==> flow/design.v <==
module sync_fifo (
    input  wire        clk,
    input  wire        reset,
    input  wire        FIFO_WR_EN,
    input  wire        FIFO_RD_EN,
    input  wire [31:0] write_data,
    output reg  [31:0] read_data,
    output wire        FIFO_FULL,
    output wire        FIFO_EMPTY
);
    localparam DEPTH      = 16;
    localparam ADDR_WIDTH = 4;            
    localparam PTR_WIDTH  = ADDR_WIDTH + 1;  
    reg [31:0] mem [0:DEPTH-1];
    reg [PTR_WIDTH-1:0] wr_ptr;    
    reg [PTR_WIDTH-1:0] rd_ptr;
    wire [ADDR_WIDTH-1:0] wr_addr = wr_ptr[ADDR_WIDTH-1:0];
    wire [ADDR_WIDTH-1:0] rd_addr = rd_ptr[ADDR_WIDTH-1:0];
    assign FIFO_EMPTY = (wr_ptr == rd_ptr);
    assign FIFO_FULL =
        (wr_addr == rd_addr) && (wr_ptr[PTR_WIDTH-1] != rd_ptr[PTR_WIDTH-1]);
    always @(posedge clk or posedge reset) begin
        if (reset) begin
            wr_ptr <= 0;
        end else begin
            if (FIFO_WR_EN && !FIFO_FULL) begin
                mem[wr_addr] <= write_data;
                wr_ptr <= wr_ptr + 1;        
            end
        end
    end
    always @(posedge clk or posedge reset) begin
        if (reset) begin
            rd_ptr <= 0;
            read_data <= 0;
        end else begin
            if (FIFO_RD_EN && !FIFO_EMPTY) begin
                read_data <= mem[rd_addr];
                rd_ptr <= rd_ptr + 1;        
            end
        end
    end
endmodule
`timescale 1ns / 1ps
module dma_controller(
    input wire clk,
    input wire reset,
    input wire trigger,
    input wire [4:0] length,
    input wire [31:0] source_address,
    input wire [31:0] destination_add,
    input wire ARREADY,
    input wire [31:0] RDATA,
    input wire RVALID,
    input wire AWREADY,
    input wire WREADY,
    input wire BVALID,
    output reg done,
    output reg [31:0] ARADDR,
    output reg ARVALID,
    output reg RREADY,
    output reg [31:0] AWADDR,
    output reg AWVALID,
    output reg [31:0] WDATA,
    output reg WVALID,
    output reg BREADY
);
    localparam READ_IDLE = 2'b00;
    localparam READ_INIT = 2'b01;
    localparam READ_WAIT = 2'b10;
    localparam READ_DATA = 2'b11;
    localparam WRITE_IDLE = 3'b000;
    localparam WRITE_WAIT = 3'b001;
    localparam WRITE_DATA = 3'b010;
    localparam WRITE_AW_HANDSHAKE = 3'b011;
    localparam WRITE_W_HANDSHAKE = 3'b100;
    localparam WRITE_RESP = 3'b101;
    localparam WRITE_STALL = 3'b110;
    reg [1:0] read_state;
    reg [2:0] write_state;
    reg [4:0] read_count, write_count;
    reg [31:0] current_read_addr, current_write_addr;
    reg [2:0] xfer_words;    
    reg fifo_write_en, fifo_read_en;
    wire fifo_full, fifo_empty;
    wire [31:0] fifo_read_data;
    reg [31:0] fifo_write_data;
    wire read_done, write_done;
    sync_fifo fifo (
        .clk(clk),
        .reset(reset),
        .FIFO_RD_EN(fifo_read_en),
        .FIFO_WR_EN(fifo_write_en),
        .write_data(fifo_write_data),
        .read_data(fifo_read_data),
        .FIFO_FULL(fifo_full),
        .FIFO_EMPTY(fifo_empty)
    );
    assign read_done = (read_count == xfer_words) && !(xfer_words == 0);
    assign write_done = (write_count == xfer_words) && !(xfer_words == 0);
    always @(posedge clk or posedge reset) begin
        if (reset) begin
            done <= 0;
        end
        else if (read_state == READ_IDLE && trigger) begin
            done <= 0;
        end
        else begin
            done <= read_done && write_done;
        end
    end    
    always @(posedge clk or posedge reset) begin
        if (reset) begin
            read_state <= READ_IDLE;
            read_count <= 0;
            xfer_words <= 0;
            ARADDR <= 0;
            ARVALID <= 0;
            RREADY <= 1;
            fifo_write_en <= 0;
        end else begin
            case (read_state)
                READ_IDLE: begin
                    ARADDR <= 0;
                    ARVALID <= 0;
                    if (trigger) begin
                        read_count <= 0;
                        xfer_words <= length[4:2];
                        current_read_addr <= source_address;
                        read_state <= READ_INIT;
                    end    
                end
                READ_INIT: begin
                    fifo_write_en <= 0;
                    if (read_count == xfer_words) begin    
                        read_state <= READ_IDLE;
                    end
                    else if (!fifo_full) begin
                        ARADDR <= current_read_addr;
                        ARVALID <= 1;
                        read_state <= READ_WAIT;
                    end
                end
                READ_WAIT: begin
                    if (ARREADY && ARVALID) begin
                        ARVALID <= 0;
                        read_state <= READ_DATA;
                    end
                end
                READ_DATA: begin
                    if (RVALID && RREADY) begin
                        fifo_write_en <= 1;
                        fifo_write_data <= RDATA;
                        read_count <= read_count + 1;
                        current_read_addr <= current_read_addr + 4;                 
                        read_state <= READ_INIT;
                    end    
                end                      
                default: read_state <= READ_IDLE;
            endcase
        end
    end
    always @(posedge clk or posedge reset) begin
        if (reset) begin
            write_state <= WRITE_IDLE;
            write_count <= 0;
            AWADDR <= 32'b0;            
            WDATA <= 32'b0;            
            AWVALID <= 0;
            WVALID <= 0;
            BREADY <= 1;
            fifo_read_en <= 0;
        end 
        else begin
            case (write_state)
                WRITE_IDLE: begin
                    AWADDR <= 32'b0;
                    WDATA <= 32'b0;
                    AWVALID <= 0;
                    WVALID <= 0;
                    if(!fifo_empty) begin
                        write_count <= 0;
                        current_write_addr <= destination_add;
                        fifo_read_en <= 1;
                        write_state <= WRITE_WAIT;
                    end
                    else if (trigger && read_state == READ_IDLE) begin
                        write_count <= 0;
                    end
                end
                WRITE_WAIT: begin
                    fifo_read_en <= 0;
                    if (write_count == xfer_words) begin   
                        write_state <= WRITE_IDLE;
                    end    
                    else begin
                        write_state <= WRITE_DATA;
                    end
                end
                WRITE_DATA: begin
                        AWADDR <= current_write_addr;
                        AWVALID <= 1;
                        WDATA <= fifo_read_data;
                        WVALID <= 1;
                        write_state <= WRITE_AW_HANDSHAKE;
                end
                WRITE_AW_HANDSHAKE: begin
                    if(AWVALID && AWREADY) begin
                        AWVALID <= 0;
                        write_state <= WRITE_W_HANDSHAKE;
                    end
                end
                WRITE_W_HANDSHAKE: begin
                    if(WVALID && WREADY) begin
                        WVALID <= 0;
                        write_state <= WRITE_RESP;
                    end
                end
                WRITE_RESP: begin
                    if(BVALID && BREADY) begin
                        write_count <= write_count + 1;
                        current_write_addr <= current_write_addr + 4;
                        if (!fifo_empty) begin
                            fifo_read_en <= 1;
                            write_state <= WRITE_WAIT;
                        end
                        else begin
                            write_state <= WRITE_STALL;
                        end
                    end
                end
                WRITE_STALL: begin
                    if (write_count == xfer_words) begin
                        write_state <= WRITE_IDLE;
                    end
                    else if (!fifo_empty) begin
                        fifo_read_en <= 1;
                        write_state <= WRITE_WAIT;
                    end
                end
                default: write_state <= WRITE_WAIT;
            endcase 
        end
    end
endmodule  
--- tool output ---
======== Tool chain data of dma_controller ========
Each step is given for the RTL above and for the edited RTL.
Lines under "before" count in the file above, lines under "after" in the edited file.
"change": "after" minus "before" as printed here.
Operators: Yosys type, input widths -> output width; for muxes data width and select width s.
Cell names lack the library's common part.
The mark n/a stands for no value.
design
  top ..................................... dma_controller
  clock port .............................. clk
  standard-cell library ................... sky130hd
  library corner .......................... tt_025C_1v80

======== Edit of the RTL ========
The edit as a unified diff against the file above.
The edited RTL no longer does the same as the RTL above: the edit was made by script, with no optimisation intended.
begin of diff
@@ -153,5 +153,5 @@
                         fifo_write_data <= RDATA;
                         read_count <= read_count + 1;
-                        current_read_addr <= current_read_addr + 4;                 
+                        current_read_addr <= current_read_addr ^ 4;                 
                         read_state <= READ_INIT;
                     end    
end of diff

======== Elaborated design ========
Counts by Yosys on the flattened word-level netlist (proc, flatten, opt, wreduce). Print and check cells are left out. Cells with the same type and inputs are merged into one.
operators by class
  element                        before  after  change
  $add $sub $neg                 6       5      -1
  $mul                           0       0      0
  divide/modulo/power cells      0       0      0
  $lt $le $gt $ge                0       0      0
  equality and inequality tests  56      56     0
  shift-type cells               0       0      0
  muxes and demuxes              48      48     0
  bitwise logic cells            1       3      +2
  reduce/logical cells           58      59     +1
operator list
  cell                   before  after  change
  $not 1->1              1       3      +2
  $mux 3                 6       7      +1
  $mux 32                6       5      -1
  $reduce_and 4->1       3       4      +1
  $add 32x3->32 const B  2       1      -1
Unchanged operator kinds not shown: 38.
storage and ports
  element                          before  after  change
  register bits after elaboration  770     770    0
  latch bits                       0       0      0
  bits in writable memories        0       0      0
  memory bits (read-only)          0       0      0
  word width x clocked read ports  0       0      0
  memories kept                    0       0      0
  output and inout port bits       102     102    0
  elaborated cells                 205     208    +3

======== Depth ========
Depth = most cells in a row (Yosys ltp): at word level without a register or memory, in the mapped netlist without a sequential cell, where the memories' decode and read muxes count.
depth
  element                       before  after  change
  depth in word-level cells     5       5      0
  ABC_AREA                      0       0      n/a
  mapped depth                  10      11     +1
  depth with buffers taken out  7       7      0

======== Synthesis result ========
Source: synth_stat.txt of the flow (Yosys; design flattened, memories mapped). It holds for the ABC_AREA given above (unset counts as 0); a run with the other value may have another netlist.
synthesis totals
  element                          before   after    change
  cell count                       2245     2086     -159
  cell area after synthesis (um2)  31164.9  30598.1  -566.8
  sequential area (um2)            22464.0  22464.0  0.0
  flip-flops                       776      776      0
cell types
  type      before  after  change
  nand2_1   226     148    -78
  a21oi_1   123     61     -62
  clkbuf_1  91      42     -49
  o21ai_1   45      6      -39
  nand3_1   59      92     +33
  buf_2     29      60     +31
  inv_1     22      49     +27
  nor2b_1   17      41     +24
  a22o_1    40      62     +22
  o21ai_0   86      107    +21
  xnor2_1   43      23     -20
  a221oi_1  42      22     -20
  nor2_1    133     115    -18
  buf_4     2       20     +18
  mux2i_1   47      33     -14
  buf_1     24      11     -13
  nor3_1    24      11     -13
  o31ai_1   11      23     +12
Unchanged cell types not shown: 11.
Not every row of either side is listed.
By module: a second synthesis without flattening, with its own total; a netlist apart from the flattened one above.
second synthesis, totals
  element                                        before   after    change
  cell total of the unflattened synthesis        2175     2056     -119
  area total of the unflattened synthesis (um2)  30957.2  30330.3  -626.9
Each row is one instance without its submodules.
modules, before
  module          instances  cells  area (um2)  sequential area (um2)
  sync_fifo       1          1316   21146.5     16425.8
  dma_controller  1          859    9810.7      6038.3
modules, after
  module          instances  cells  area (um2)  sequential area (um2)
  sync_fifo       1          1316   21146.5     16425.8
  dma_controller  1          740    9183.8      6038.3

======== Timing after synthesis ========
Source: OpenSTA report_checks on the synthesized netlist (no wires, ideal clock, input and output delay 20% of the period each), path of least setup slack; recovery checks are left aside. Register names are those of the netlist, which keeps one name where synthesis merged equal registers.
path post-synthesis
  element                        before               after                change
  kind                           in2reg               in2reg               n/a
  start                          in reset             in reset             n/a
  end                            reg fifo.mem[12][0]  reg fifo.mem[13][0]  n/a
  clock period (ps)              4000                 4000                 0
  external input delay (ps)      800                  800                  0
  setup time (ps)                421                  421                  0
  arrival (ps)                   6427                 6418                 -9
  data required time (ps)        3579                 3579                 0
  setup slack (ps)               -2849                -2839                +10
  delay of the path (ps)         6048                 6039                 -9
  stages                         3                    3                    0
  synthesis period reached (ps)  6849                 6839                 -10
"delay of the path" = arrival - input delay + setup time.
"stages" counts driving pins, that of a launching flip-flop among them; a cell with two outputs on the path counts twice.
"synthesis period reached" is the clock period less the worst setup slack; recovery checks do not enter. This is arithmetic on one report: input and output delays are still those of the set period (20% each).
The rows between start and end are the longest chain of elaborated cells between them; the timing report does not say that the signal goes this way. Where chains are equally long, one stands for them.
A line is the first line of the expression or statement that the cell stems from. Yosys adds cells for indexed reads and writes and turns some case tables into memories.
on the way, post-synthesis, before
  cells stage by stage .................... inv_1 > nand3_1 > nor2_1
  length of the longest elaborated chain .. 2
  elaborated cells on any way between the ends .. 2
ends and longest elaborated chain, post-synthesis, before
  element             line  text
  start: declaration  47    input wire reset,
  $not 1->1           n/a
  $reduce_and 3->1    n/a
  end: assignment     27    mem[wr_addr] <= write_data;
  end: declaration    14    reg [31:0] mem [0:DEPTH-1];
on the way, post-synthesis, after
  cells stage by stage .................... inv_1 > nand2_1 > nor2_1
  length of the longest elaborated chain .. 2
  elaborated cells on any way between the ends .. 2
ends and longest elaborated chain, post-synthesis, after
  element             line  text
  start: declaration  47    input wire reset,
  $not 1->1           n/a
  $reduce_and 3->1    n/a
  end: assignment     27    mem[wr_addr] <= write_data;
  end: declaration    14    reg [31:0] mem [0:DEPTH-1];

======== Worst path after layout ========
Path of least setup slack in the final report of the runs of set A (OpenROAD, finished layout, wires in). Where an end is a register, its clock arrival counts in the times.
The path's times are printed in steps of 10 ps; the period is the one set.
path after layout
  element                  before               after                   change
  kind                     reg2reg              reg2reg                 n/a
  start                    reg fifo.rd_ptr[2]   reg fifo.rd_ptr[1]      n/a
  end                      reg fifo.mem[5][11]  reg fifo.read_data[17]  n/a
  clock period (ps)        4000                 4000                    0
  setup time (ps)          300                  130                     -170
  arrival (ps)             3180                 3490                    +310
  data required time (ps)  4320                 4470                    +150
  setup slack (ps)         1140                 980                     -160
  stages                   7                    8                       +1
The rows between start and end are the longest chain of elaborated cells between them; the timing report does not say that the signal goes this way. Where chains are equally long, one stands for them.
on the way, after layout, before
  cells stage by stage .................... dfrtp_4 > xnor2_1 > and4_1 > a21boi_2 > nand2_1 > nor2_4 > buf_12
  length of the longest elaborated chain .. 5
  elaborated cells on any way between the ends .. 5
ends and longest elaborated chain, after layout, before
  element             line  text
  start: declaration  16    reg [PTR_WIDTH-1:0] rd_ptr;
  start: assignment   34    rd_ptr <= 0;
  start: assignment   39    rd_ptr <= rd_ptr + 1;
  $eq 4x4->1          21    (wr_addr == rd_addr) && (wr_ptr[PTR_WIDTH-1] != rd_ptr[PTR_WIDTH-1]);
  $logic_and 1x1->1   21
  $logic_not 1->1     26    if (FIFO_WR_EN && !FIFO_FULL) begin
  $logic_and 1x1->1   26
  $reduce_and 3->1    n/a
  end: assignment     27    mem[wr_addr] <= write_data;
  end: declaration    14    reg [31:0] mem [0:DEPTH-1];
on the way, after layout, after
  cells stage by stage .................... dfrtp_1 > inv_1 > ha_4 > nor3_1 > and2_2 > or3_1 > a211oi_1 > o31ai_1
  length of the longest elaborated chain .. 3
  elaborated cells on any way between the ends .. 20
ends and longest elaborated chain, after layout, after
  element             line  text
  start: declaration  16    reg [PTR_WIDTH-1:0] rd_ptr;
  start: assignment   34    rd_ptr <= 0;
  start: assignment   39    rd_ptr <= rd_ptr + 1;
  $eq 5x5->1          19    assign FIFO_EMPTY = (wr_ptr == rd_ptr);
  $logic_not 1->1     37    if (FIFO_RD_EN && !FIFO_EMPTY) begin
  $logic_and 1x1->1   37
  end: assignment     35    read_data <= 0;
  end: assignment     38    read_data <= mem[rd_addr];
  end: declaration    7     output reg  [31:0] read_data,

======== Measured runs ========
Both versions went through the flow (Yosys, OpenROAD) with the same settings in each pair. Constraints: input delay and output delay 20% of the set period each, output load 0.01 pF.
settings, set A
  CORE_UTILIZATION ........................ 40
  period_ns ............................... 4.0
  CAP_MARGIN .............................. 20
  CORE_MARGIN ............................. 2
  SLEW_MARGIN ............................. 20
results, set A
  element                                                  before    after     change
  mapped cell area after synthesis (um2)                   31164.9   30598.1   -566.8
  total die area (um2)                                     80159.8   78722.3   -1437.5
  area of the standard cells in the finished layout (um2)  37400.9   36656.4   -744.5
  final utilization (%)                                    48.4      48.3      -0.1
  setup slack of the critical path (ps)                    1140      977       -163
  summed negative setup slack (ps)                         0         0         0
  worst hold slack after layout (ps)                       461       461       0
  total design power (W)                                   0.024661  0.024813  +0.000152
  clock period reached (ps)                                2860      3023      +163
settings, set B
  CELL_PAD_IN_SITES_GLOBAL_PLACEMENT ...... 3
  CORE_MARGIN ............................. 8
  CORE_UTILIZATION ........................ 24
  GPL_ROUTABILITY_DRIVEN .................. 1
  PLACE_DENSITY_LB_ADDON .................. 0.25
  SLEW_MARGIN ............................. 25
  TNS_END_PERCENT ......................... 100
  period_ns ............................... 1.69
  CAP_MARGIN .............................. 20
results, set B
  element                                                  before    after     change
  mapped cell area after synthesis (um2)                   31164.9   30598.1   -566.8
  total die area (um2)                                     141639.0  139174.0  -2465.0
  area of the standard cells in the finished layout (um2)  43820.8   42769.8   -1051.0
  final utilization (%)                                    33.9      33.7      -0.2
  setup slack of the critical path (ps)                    -541      -543      -2
  summed negative setup slack (ps)                         -294161   -290268   +3893
  worst hold slack after layout (ps)                       200       248       +48
  total design power (W)                                   0.069239  0.069703  +0.000464
  clock period reached (ps)                                2231      2233      +2
"clock period reached" = clock period - worst setup slack. The figure is calculated, with input and output delays left at 20% of the set period.
"total design power" is the tool's figure for a default switching activity; nothing was simulated.
--- end ---
